==> flow/design.v <==
module  CONV(
	input		clk,
	input		reset,
	output	reg	busy,	
	input		ready,	
	output	reg [11:0]	iaddr,
	input	signed [19:0] idata,	
	output	 reg cwr,
	output	 reg [11:0]	caddr_wr,
	output	 reg [19:0]	cdata_wr,
	output	 reg	crd,
	output	 reg [11:0]	caddr_rd,
	input	 [19:0]	cdata_rd,
	output reg 	[2:0] 	csel
	);
	reg [11:0] image_addr;
	reg [11:0] L1_image_addr;
	reg [9:0] L1_write_addr;
	wire [11:0] L1_image_addr1;
	wire [11:0] L1_image_addr2;
	wire [11:0] L1_image_addr3;
	wire [11:0] image_addr1;
	wire [11:0] image_addr2;
	wire [11:0] image_addr3;
	wire [11:0] image_addr4;
	wire [11:0] image_addr5;
	wire [11:0] image_addr6;
	wire [11:0] image_addr7;
	wire [11:0] image_addr8;
	reg [2:0] state , next_state;
	reg [3:0] kernel_count;
	reg signed	[19:0] ker;
	reg signed [19:0] cdata_max;
	reg signed [39:0] gray_data;
	reg signed [39:0] L0_conv_data;
	wire signed [39:0] L0_round_data;
	wire signed [19:0] L0_relu_data;
	wire zero_padding;
	parameter  INIT = 3'b000 ;
	parameter  L0_READ = 3'b001 ;
	parameter  RELU = 3'b010 ;
	parameter  L0_WRITE = 3'b011 ;
	parameter  L1_INIT = 3'b100 ;
	parameter  L1_READ = 3'b101 ;
	parameter  L1_WRITE = 3'b110 ;
	parameter  FINISH = 3'b111 ;
always @(posedge clk or posedge reset) begin
	if (reset) begin
		state <= INIT;
	end
	else begin
		state <= next_state;
	end
end
always@(*)begin
    case (state)
        INIT:begin
			if(ready) next_state =  L0_READ;
            else next_state = INIT;
		end 
        L0_READ :begin
			if(kernel_count == 4'd10) next_state = RELU;
			else next_state = L0_READ;
		end 
		RELU :begin
			next_state = L0_WRITE;
		end 
		L0_WRITE: begin
			if(image_addr == 12'd4095) next_state = L1_INIT;
			else next_state = L0_READ;
		end
		L1_INIT: begin
			 next_state = L1_READ;
		end
		L1_READ: begin
			 if(kernel_count ==  4'd6) next_state = L1_WRITE;
			 else next_state = L1_READ;
		end
		L1_WRITE: begin
			 if(L1_write_addr == 10'd1023) next_state = FINISH;
			 else next_state = L1_READ;
		end
		FINISH: begin
			 next_state = FINISH;
		end
        default: begin
			next_state = FINISH;
		end
    endcase
end
always @(*) begin
    case (state)
        INIT: begin
                busy = 0;
				cwr =  0;
				csel = 3'b000;
				crd = 0;
        end 
        L0_READ: begin
                busy = 1;
				cwr =  0;
				csel = 3'b000;
				crd = 0; 
        end
		RELU: begin
				busy = 1;
				cwr =  0;
				csel = 3'b000;
				crd = 0;
		end
		L0_WRITE: begin
				busy = 1;
				cwr =  1;
				csel = 3'b001;
				crd = 0;
		end
		L1_INIT:begin
				busy = 1;
				cwr =  0;
				csel = 3'b000;
				crd = 0;
		end
		L1_READ:begin
				busy = 1;
				cwr =  0;
				csel = 3'b001;
				crd =  1;
		end
		L1_WRITE:begin
				busy = 1;
				cwr =  1;
				csel = 3'b011;
				crd =  0;
		end
        FINISH: begin
                busy = 0;
				cwr =  0;
				csel = 3'b000;
				crd = 0;
        end
        default: begin
                busy = 0;
				cwr =  0;
				csel = 3'b000;
				crd = 0;
		end
    endcase
end
always @(posedge clk) begin
	if(state == INIT) begin
		image_addr <= 12'b0;
	end
	else if(state == L0_WRITE ) begin
		image_addr <= image_addr + 1;
	end
end
assign image_addr1 = image_addr-12'b000001000001;
assign image_addr2 = image_addr1+12'b000000000001;
assign image_addr3 = image_addr2+12'b000000000001;
assign image_addr4 = image_addr-12'b000000000001;
assign image_addr5 = image_addr+12'b000000000001;
assign image_addr6 = image_addr+12'b000000111111;
assign image_addr7 = image_addr6+12'b000000000001;
assign image_addr8 = image_addr7+12'b000000000001;
always @(posedge clk ) begin
	case (kernel_count)
		4'd0: 	iaddr <= image_addr;
		4'd1: 	iaddr <= image_addr1;
		4'd2: 	iaddr <= image_addr2;
		4'd3:	iaddr <= image_addr3;
		4'd4:	iaddr <= image_addr4;
		4'd5:	iaddr <= image_addr5;
		4'd6:	iaddr <= image_addr6;
		4'd7:	iaddr <= image_addr7;
		4'd8:	iaddr <= image_addr8;
		default: begin
		end
	endcase
end
assign zero_padding = 	 ((image_addr[11:6] == 6'b000000) && (kernel_count==4'd2||kernel_count==4'd3||kernel_count==4'd4))
						||((image_addr[11:6] == 6'b111111) && (kernel_count==4'd7||kernel_count==4'd8||kernel_count==4'd9))
						||((image_addr[5:0] == 6'b000000) && (kernel_count==4'd2||kernel_count==4'd5||kernel_count==4'd7))
						||((image_addr[5:0]	== 6'b111111) && (kernel_count==4'd4||kernel_count==4'd6||kernel_count==4'd9));
always@(*) begin
	if(reset) begin
		ker = 20'HF8F71;
	end
	else begin
		case (kernel_count)
			4'd1:	ker = 20'HF8F71;
			4'd2:	ker = 20'H0A89E;
			4'd3:	ker = 20'H092D5;
			4'd4:	ker = 20'H06D43;
			4'd5:	ker = 20'H01004;
			4'd6:	ker = 20'HF6E54;
			4'd7:	ker = 20'HFA6D7;
			4'd8:	ker = 20'HFC834;
			4'd9:	ker = 20'HFAC19;
			default:ker = 20'H00000;
		endcase
	end
end
always @(posedge clk) begin
	if(state == INIT) begin
		gray_data <= 20'sb0;
	end
	else if(state == L0_READ ) begin
		case (kernel_count)
			4'd1: 	gray_data  <= (zero_padding)?20'sb0:idata*ker;
			4'd2: 	gray_data  <= (zero_padding)?20'sb0:idata*ker;
			4'd3:	gray_data  <= (zero_padding)?20'sb0:idata*ker;
			4'd4:	gray_data  <= (zero_padding)?20'sb0:idata*ker;
			4'd5:	gray_data  <= (zero_padding)?20'sb0:idata*ker;
			4'd6:	gray_data  <= (zero_padding)?20'sb0:idata*ker;
			4'd7:	gray_data  <= (zero_padding)?20'sb0:idata*ker;
			4'd8:	gray_data  <= (zero_padding)?20'sb0:idata*ker; 
			4'd9: 	gray_data  <= (zero_padding)?20'sb0:idata*ker;
			default: begin
				gray_data  <= 20'sb0;
			end
		endcase
	end
end
always @(posedge clk) begin
	if(state == INIT || state == RELU || state == L1_WRITE) begin
		kernel_count <= 4'b0;
	end
	else if(state == L0_READ ) begin
		kernel_count <= kernel_count + 1;
	end
	else if (state == L1_READ)begin
		kernel_count <= kernel_count + 1;
	end
end
always@(posedge clk or posedge reset) 
begin
	if(reset) begin
		L0_conv_data <= 0;
    end else if (state == L0_WRITE) begin 
        L0_conv_data <= 0;       
    end else begin 
        L0_conv_data <= L0_conv_data + gray_data;
    end
end
assign L0_round_data = (state == RELU && L0_conv_data[15] ) ? 
						(L0_conv_data+40'h0013110000):(L0_conv_data+40'h0013100000);
assign L0_relu_data =  (L0_round_data>0) ? L0_round_data[35:16] :20'b0; 
always @(posedge clk or posedge reset) begin
	if(reset)begin
		cdata_wr <= 0;
	end
	else begin
		case (state)
			INIT:		cdata_wr <= 0;
			L0_READ:	cdata_wr <= 0;
			RELU:		cdata_wr <= L0_relu_data;
			L0_WRITE:	cdata_wr <= cdata_wr;
			L1_INIT:	cdata_wr <= 0;
			L1_READ:	cdata_wr <= (kernel_count == 4'd6)?cdata_max:0;
			L1_WRITE:	cdata_wr <= 0;
			FINISH: 	cdata_wr <= 0;
			default: 	cdata_wr <= 0;
		endcase
	end
end
always @(posedge clk or posedge reset) begin
	if(reset)begin
		caddr_wr <= 0;
	end
	else begin
		case (state)
			INIT:		caddr_wr <= image_addr;
			L0_READ:	caddr_wr <= image_addr;
			RELU:		caddr_wr <= image_addr;
			L0_WRITE:	caddr_wr <= image_addr;
			L1_INIT:	caddr_wr <= L1_write_addr;
			L1_READ:	caddr_wr <= L1_write_addr;
			L1_WRITE:	caddr_wr <= L1_write_addr;
			FINISH: 	caddr_wr <= 0;
			default: 	begin
			end
		endcase
	end
end
always @(posedge clk or posedge reset) begin
	if (reset) begin
		L1_image_addr <=12'b0; 
	end
	else if(state == L1_WRITE) begin
		if(L1_image_addr[5:0] == 6'b111110)
			L1_image_addr <= L1_image_addr +12'b000001000010;
		else 
			L1_image_addr <= L1_image_addr +12'b000000000010;	
	end
end
assign L1_image_addr1 = L1_image_addr + 12'd1;
assign L1_image_addr2 = L1_image_addr + 12'd64;
assign L1_image_addr3 = L1_image_addr + 12'd65;
always @(posedge clk or posedge reset) begin
	if (reset) begin
		L1_write_addr <= 10'b0;
	end
	else if (state == L1_WRITE)begin
		L1_write_addr <= L1_write_addr +1;
	end
end
always@(posedge clk or posedge reset) begin
	if(reset) begin
		caddr_rd <= 12'b0;
	end
	else if (state == L1_READ)begin
		case (kernel_count)
			4'd1:	caddr_rd  <= L1_image_addr;
			4'd2:	caddr_rd  <= L1_image_addr1;
			4'd3:	caddr_rd  <= L1_image_addr2;
			4'd4:	caddr_rd  <= L1_image_addr3;
			default: caddr_rd <=  12'b0;
		endcase
	end
end
always@(posedge clk or posedge reset)begin
	if(reset) begin
		cdata_max <= 20'b0;
	end
	else if(state == L1_READ)begin
		case (kernel_count)
			4'd0:  	cdata_max  <= 20'b0;
			4'd1:  	cdata_max  <= 20'b0;
			4'd2:	cdata_max  <= (cdata_max >= cdata_rd)?cdata_max:cdata_rd;
			4'd3:	cdata_max  <= (cdata_max >= cdata_rd)?cdata_max:cdata_rd;
			4'd4:	cdata_max  <= (cdata_max >= cdata_rd)?cdata_max:cdata_rd;
			4'd5:	cdata_max  <= (cdata_max >= cdata_rd)?cdata_max:cdata_rd;
			default: begin
			end
		endcase
	end
end
endmodule
Wiki page: CONV / tool data

Tool chain data of CONV
Tool output for the design above before and after an edit, in the order of the flow.
Lines under "before" count in the file above, lines under "after" in the edited file.
"delta" is "after" less "before", of the values as shown; "change_rel_pct" is that difference over "before", in percent.
Operators carry their Yosys type and port widths (W data, S select, Z words).
Library cell names are shortened.
{ "inputs": {"design": "CONV", "clock": "clk", "cell_library": "sky130hd", "corner": "tt_025C_1v80"} }

The edit
Unified diff, file above to edited file.
The edit is scripted: it alters the design's behaviour and was not made to optimise anything.
begin of diff
@@ -215,5 +215,5 @@
 			4'd7:	gray_data  <= (zero_padding)?20'sb0:idata*ker;
 			4'd8:	gray_data  <= (zero_padding)?20'sb0:idata*ker; 
-			4'd9: 	gray_data  <= (zero_padding)?20'sb0:idata*ker;
+			4'd9: 	gray_data  <= (zero_padding)?20'sb0:idata+ker;
 			default: begin
 				gray_data  <= 20'sb0;
end of diff

Word level
Yosys after proc, flatten, opt, wreduce and memory -nomap, before mapping. Print and check cells are not counted.
Memory sizes are those after Yosys's memory passes, which may raise the word count (mostly to a power of two), join words into wider ones and drop unused or constant bits.
{ "op_classes": {"columns": ["item", "before", "after", "delta", "change_rel_pct"], "rows": [
  ["n_reduce_logical", 32, 32, 0, 0.00],
  ["mul", 1, 1, 0, 0.00],
  ["n_cmp", 2, 2, 0, 0.00],
  ["n_mux", 24, 25, 1, 4.17],
  ["n_addsub", 19, 20, 1, 5.26],
  ["eq_ne", 23, 23, 0, 0.00]
]} }
{ "ops": {"columns": ["cell", "before", "after", "delta", "change_rel_pct"], "rows": [
  ["$reduce_or A9 Y1", 1, 0, -1, -100.00],
  ["$add A20 B20 Y21", 0, 1, 1, null],
  ["$pmux W40 S2", 0, 1, 1, null],
  ["$reduce_or A8 Y1", 0, 1, 1, null],
  ["$logic_or A1 B1 Y1", 13, 13, 0, 0.00],
  ["$add A12 B1 Y12 const B", 7, 7, 0, 0.00],
  ["$logic_and A1 B1 Y1", 5, 5, 0, 0.00],
  ["$eq A3 B3 Y1 const B", 4, 4, 0, 0.00],
  ["$eq A4 B3 Y1 const B", 4, 4, 0, 0.00],
  ["$mux W20", 4, 4, 0, 0.00],
  ["$mux W4", 4, 4, 0, 0.00],
  ["$mux W40", 4, 4, 0, 0.00],
  ["$add A12 B7 Y12 const B", 3, 3, 0, 0.00],
  ["$eq A4 B4 Y1 const B", 3, 3, 0, 0.00],
  ["$eq A6 B6 Y1 const B", 3, 3, 0, 0.00],
  ["$mux W2", 3, 3, 0, 0.00],
  ["$add A40 B29 Y40 const B", 2, 2, 0, 0.00],
  ["$eq A3 B2 Y1 const B", 2, 2, 0, 0.00],
  ["$eq A4 B2 Y1 const B", 2, 2, 0, 0.00],
  ["$logic_not A6 Y1", 2, 2, 0, 0.00],
  ["$reduce_or A4 Y1", 2, 2, 0, 0.00],
  ["$add A10 B1 Y10 const B", 1, 1, 0, 0.00],
  ["$add A12 B2 Y12 const B", 1, 1, 0, 0.00],
  ["$add A12 B6 Y12 const B", 1, 1, 0, 0.00],
  ["$add A4 B1 Y4 const B", 1, 1, 0, 0.00],
  ["$add A40 B40 Y40", 1, 1, 0, 0.00],
  ["$eq A10 B10 Y1 const B", 1, 1, 0, 0.00],
  ["$eq A12 B12 Y1 const B", 1, 1, 0, 0.00]
]} }
Not every row of either side is listed.
{ "bits": {"columns": ["item", "before", "after", "delta", "change_rel_pct"], "rows": [
  ["inputBits", 43, 43, 0, 0.00],
  ["n_memories", 2, 2, 0, 0.00],
  ["out_inout_bits", 62, 62, 0, 0.00],
  ["mem_bits_ro", 360, 360, 0, 0.00],
  ["register_bits", 197, 197, 0, 0.00],
  ["clocked_rd_ports_x_width", 20, 20, 0, 0.00],
  ["elab_cells", 115, 117, 2, 1.74]
]} }
{ "mem_list": {"columns": ["item", "before", "after"], "rows": [
  ["mem_shapes", "16x20 r1 w0; 8x5 r1 w0", "16x20 r1 w0; 8x5 r1 w0"]
]} }

Longest topological paths
Yosys ltp: most cells in a row. Word level: on the elaborated netlist, between registers, memories and ports. Mapped: between sequential cells and ports; inverters and the memories' decode and read muxes count.
{ "depth": {"columns": ["item", "before", "after", "delta", "change_rel_pct"], "rows": [
  ["ltp_word", 9, 9, 0, 0.00],
  ["ABC_AREA", "0", "0", null, null],
  ["depth_mapped", 28, 32, 4, 14.29],
  ["depth_no_buf", 26, 29, 3, 11.54]
]} }

Mapped cells and area
Source: synth_stat.txt of the flow (Yosys; design flattened, memories mapped). It holds for the ABC_AREA given above (unset counts as 0); a run with the other value may have another netlist.
{ "mapped": {"columns": ["item", "before", "after", "delta", "change_rel_pct"], "rows": [
  ["seqArea_um2", 5024.8, 5024.8, 0.0, 0.00],
  ["buffers", 144, 144, 0, 0.00],
  ["flip_flops", 213, 213, 0, 0.00],
  ["synth_area_um2", 28228.3, 29168.0, 939.7, 3.33],
  ["mapped_cells", 3191, 3347, 156, 4.89]
]} }
{ "types": {"columns": ["cell_type", "before", "after", "delta", "change_rel_pct"], "rows": [
  ["nor2_1", 233, 276, 43, 18.45],
  ["a21oi_1", 124, 167, 43, 34.68],
  ["nor2b_1", 94, 58, -36, -38.30],
  ["a22oi_1", 46, 16, -30, -65.22],
  ["mux2i_1", 31, 6, -25, -80.65],
  ["ha_1", 193, 217, 24, 12.44],
  ["nor3_1", 29, 52, 23, 79.31],
  ["inv_1", 560, 578, 18, 3.21],
  ["a221o_1", 2, 19, 17, 850.00],
  ["xnor2_1", 100, 115, 15, 15.00],
  ["o21ai_0", 128, 142, 14, 10.94],
  ["nand2_1", 313, 302, -11, -3.51],
  ["nand2b_1", 20, 29, 9, 45.00],
  ["o22ai_1", 7, 16, 9, 128.57],
  ["clkbuf_1", 125, 118, -7, -5.60],
  ["nand3_1", 42, 49, 7, 16.67],
  ["or3_1", 11, 18, 7, 63.64],
  ["o21ai_1", 3, 10, 7, 233.33]
]} }
Not every row of either side is listed.

Timing after synthesis
Source: OpenSTA report_checks on the synthesized netlist (no wires, ideal clock, input and output delay 20% of the period each), path of least setup slack; recovery checks are left aside. Register names are those of the netlist, which keeps one name where synthesis merged equal registers.
{ "synth_path": {"columns": ["item", "before", "after", "delta", "change_rel_pct"], "rows": [
  ["path_type", "input port to flip-flop", "input port to flip-flop", null, null],
  ["from", "input port reset", "input port reset", null, null],
  ["to", "register gray_data[39]", "register gray_data[36]", null, null],
  ["t_arrival_ps", 9072, 8975, -97, -1.07],
  ["setup_ps", 117, 122, 5, null],
  ["setup_slack_ps", 811, 903, 92, null],
  ["t_first_pin_ps", 2000, 2000, 0, 0.00],
  ["required_ps", 9883, 9878, -5, -0.05],
  ["path_buffers", 4, 3, -1, -25.00],
  ["driving_pins", 27, 29, 2, 7.41],
  ["delay_ps", 7189, 7097, -92, -1.28],
  ["clock_period_ps", 10000, 10000, 0, 0.00],
  ["input_delay_ps", 2000, 2000, 0, 0.00],
  ["period_less_setup_slack_ps", 9189, 9097, -92, -1.00]
]} }
"delay_ps" is the arrival time less input delay plus setup time.
"driving_pins": output pins that drive a net of the path, with the launching flip-flop's if there is one; two outputs of one cell count as two.
"period_less_setup_slack_ps" = period - worst setup slack (recovery checks aside). The figure is calculated, with input and output delays left at 20% of the set period.
Between the ends stands the longest chain of elaborated cells between them, by number of cells; it is not shown to be the way that was timed. Of several equally long chains one is given.
A line is the first line of the expression or statement that the cell stems from. Yosys adds cells for indexed reads and writes and turns some case tables into memories.
At most two assigning lines are given for a register; there are more.
{ "synth_via_before": {"cell_sequence": "clkbuf_1 > clkbuf_1 > nor2_1 > clkbuf_1 > nor2b_1 > fa_1 > inv_1 > fa_1 > fa_1 > inv_1 > fa_1 > fa_1 > fa_1 > inv_1 > fa_1 > inv_1 > ha_1 > clkbuf_1 > nand3_1 > o211ai_1 > or3b_2 > a21oi_1 > o31ai_2 > a2111oi_2 > o31ai_1 > xnor2_1 > a22o_1", "elab_chain_cells": 4, "cone_cells": 4, "cone_classes": "mul (1); mux (3)"} }
{ "synth_rtl_before": {"columns": ["item", "line", "source"], "rows": [
  ["start, declared", 3, "input reset,"],
  ["$mux W20", 185, "if(reset) begin"],
  ["$mul A20 B20 Y40", 217, "4'd9: gray_data <= (zero_padding)?20'sb0:idata*ker;"],
  ["$mux W40", 217, null],
  ["$mux W40", 208, "case (kernel_count)"],
  ["end, assigned", 209, "4'd1: gray_data <= (zero_padding)?20'sb0:idata*ker;"],
  ["end, assigned", 210, "4'd2: gray_data <= (zero_padding)?20'sb0:idata*ker;"],
  ["end, declared", 34, "reg signed [39:0] gray_data;"]
]} }
{ "synth_via_after": {"cell_sequence": "clkbuf_1 > clkbuf_1 > nor2_1 > inv_1 > clkbuf_1 > nand2_1 > fa_1 > inv_1 > fa_1 > inv_1 > fa_1 > inv_1 > fa_1 > fa_1 > fa_1 > inv_1 > fa_1 > inv_1 > ha_1 > nor2_1 > nor2_1 > o211ai_1 > o21ai_0 > o21ai_0 > o41ai_1 > or3_1 > a41oi_1 > xnor2_1 > a221o_1", "elab_chain_cells": 4, "cone_cells": 6, "cone_classes": "add/sub (1); mul (1); mux (4)"} }
{ "synth_rtl_after": {"columns": ["item", "line", "source"], "rows": [
  ["start, declared", 3, "input reset,"],
  ["$mux W20", 185, "if(reset) begin"],
  ["$mul A20 B20 Y40", 216, "4'd8: gray_data <= (zero_padding)?20'sb0:idata*ker;"],
  ["$mux W40", 216, null],
  ["$pmux W40 S2", 208, "case (kernel_count)"],
  ["end, assigned", 209, "4'd1: gray_data <= (zero_padding)?20'sb0:idata*ker;"],
  ["end, assigned", 210, "4'd2: gray_data <= (zero_padding)?20'sb0:idata*ker;"],
  ["end, declared", 34, "reg signed [39:0] gray_data;"]
]} }

Timing after layout
Path of least setup slack in the final report of the runs of set A (OpenROAD, finished layout, wires in). Where an end is a register, its clock arrival counts in the times.
The report prints the path's times to 10 ps; the period is as set.
{ "layout_path": {"columns": ["item", "before", "after", "delta", "change_rel_pct"], "rows": [
  ["path_type", "input port to flip-flop", "input port to flip-flop", null, null],
  ["from", "input port reset", "input port reset", null, null],
  ["to", "register gray_data[39]", "register gray_data[36]", null, null],
  ["setup_slack_ps", 400, 410, 10, null],
  ["clock_period_ps", 9250, 9250, 0, 0.00],
  ["setup_ps", 100, 110, 10, null],
  ["t_arrival_ps", 9300, 9250, -50, -0.54],
  ["path_buffers", 3, 4, 1, 33.33],
  ["input_delay_ps", 1850, 1850, 0, 0.00],
  ["driving_pins", 26, 27, 1, 3.85],
  ["required_ps", 9700, 9660, -40, -0.41],
  ["t_first_pin_ps", 1850, 1850, 0, 0.00]
]} }
Between the ends stands the longest chain of elaborated cells between them, by number of cells; it is not shown to be the way that was timed. Of several equally long chains one is given.
At most two assigning lines are given for a register; there are more.
{ "layout_via_before": {"cell_sequence": "clkdlybuf4s50_1 > buf_4 > or2_2 > and2_1 > fa_1 > inv_1 > fa_1 > fa_1 > inv_1 > fa_1 > fa_1 > fa_1 > inv_1 > fa_1 > inv_1 > ha_1 > a21oi_1 > o21ai_0 > or3b_2 > a21oi_1 > buf_4 > o31ai_2 > a2111oi_2 > o31ai_1 > xnor2_1 > a22o_1", "elab_chain_cells": 4, "cone_cells": 4, "cone_classes": "mul (1); mux (3)"} }
{ "layout_rtl_before": {"columns": ["item", "line", "source"], "rows": [
  ["start, declared", 3, "input reset,"],
  ["$mux W20", 185, "if(reset) begin"],
  ["$mul A20 B20 Y40", 217, "4'd9: gray_data <= (zero_padding)?20'sb0:idata*ker;"],
  ["$mux W40", 217, null],
  ["$mux W40", 208, "case (kernel_count)"],
  ["end, assigned", 209, "4'd1: gray_data <= (zero_padding)?20'sb0:idata*ker;"],
  ["end, assigned", 210, "4'd2: gray_data <= (zero_padding)?20'sb0:idata*ker;"],
  ["end, declared", 34, "reg signed [39:0] gray_data;"]
]} }
{ "layout_via_after": {"cell_sequence": "clkdlybuf4s50_1 > buf_12 > nor2b_1 > buf_4 > ha_1 > inv_1 > fa_1 > fa_1 > inv_1 > fa_1 > fa_1 > fa_1 > fa_1 > inv_1 > fa_1 > inv_1 > ha_1 > a21o_1 > a21oi_1 > o21ai_0 > a31oi_4 > o41ai_1 > buf_4 > or3_1 > a41oi_1 > xnor2_1 > a221o_1", "elab_chain_cells": 4, "cone_cells": 6, "cone_classes": "add/sub (1); mul (1); mux (4)"} }
{ "layout_rtl_after": {"columns": ["item", "line", "source"], "rows": [
  ["start, declared", 3, "input reset,"],
  ["$mux W20", 185, "if(reset) begin"],
  ["$mul A20 B20 Y40", 216, "4'd8: gray_data <= (zero_padding)?20'sb0:idata*ker;"],
  ["$mux W40", 216, null],
  ["$pmux W40 S2", 208, "case (kernel_count)"],
  ["end, assigned", 209, "4'd1: gray_data <= (zero_padding)?20'sb0:idata*ker;"],
  ["end, assigned", 210, "4'd2: gray_data <= (zero_padding)?20'sb0:idata*ker;"],
  ["end, declared", 34, "reg signed [39:0] gray_data;"]
]} }

Measured runs
Runs of the flow (Yosys, OpenROAD) on both versions; the two runs of a pair have the same settings. The constraints put input and output delay at 20% of the set period each and load the outputs with 0.01 pF.
{ "flow_settings_set_A": {"CORE_UTILIZATION": 40, "period_ns": 9.25, "CAP_MARGIN": 20, "CORE_MARGIN": 2, "SLEW_MARGIN": 20} }
{ "measured_set_A": {"columns": ["item", "before", "after", "delta", "change_rel_pct"], "rows": [
  ["fin_util_frac", 0.463, 0.462, -0.001, null],
  ["final_stdcell_area_um2", 32367.3, 33552.2, 1184.9, 3.66],
  ["die_um2", 72711.1, 75095.2, 2384.1, 3.28],
  ["total_negative_slack_ps", 0, 0, 0, null],
  ["worstSetupSlack_ps", 403, 408, 5, null],
  ["synthesis_area_um2", 28228.3, 29168.0, 939.7, 3.33],
  ["hold_ws_ps", 461, 479, 18, null],
  ["period_reached_ps", 8847, 8842, -5, -0.06]
]} }
{ "flow_settings_set_B": {"ABC_AREA": 0, "CELL_PAD_IN_SITES_DETAIL_PLACEMENT": 0, "CELL_PAD_IN_SITES_GLOBAL_PLACEMENT": 3, "CORE_ASPECT_RATIO": 0.52, "CORE_MARGIN": 3, "CORE_UTILIZATION": 18, "CTS_CLUSTER_DIAMETER": 211, "CTS_CLUSTER_SIZE": 85, "HOLD_SLACK_MARGIN": 0.17, "MIN_ROUTING_LAYER": "met1", "PLACE_DENSITY": 0.51, "SETUP_SLACK_MARGIN": 2.96, "SLEW_MARGIN": 20, "TNS_END_PERCENT": 15, "period_ns": 14.5, "CAP_MARGIN": 20} }
{ "measured_set_B": {"columns": ["item", "before", "after", "delta", "change_rel_pct"], "rows": [
  ["fin_util_frac", 0.206, 0.208, 0.002, null],
  ["final_stdcell_area_um2", 32022.0, 33110.5, 1088.5, 3.40],
  ["die_um2", 161867.0, 167170.0, 5303.0, 3.28],
  ["total_negative_slack_ps", 0, 0, 0, null],
  ["worstSetupSlack_ps", 3616, 3248, -368, null],
  ["synthesis_area_um2", 28228.3, 29168.0, 939.7, 3.33],
  ["hold_ws_ps", 477, 519, 42, null],
  ["period_reached_ps", 10884, 11252, 368, 3.38]
]} }
"period_reached_ps" is the run's clock period less its worst setup slack. It is reckoned from that one timing run; input and output delays stay at 20% of the period that was set.
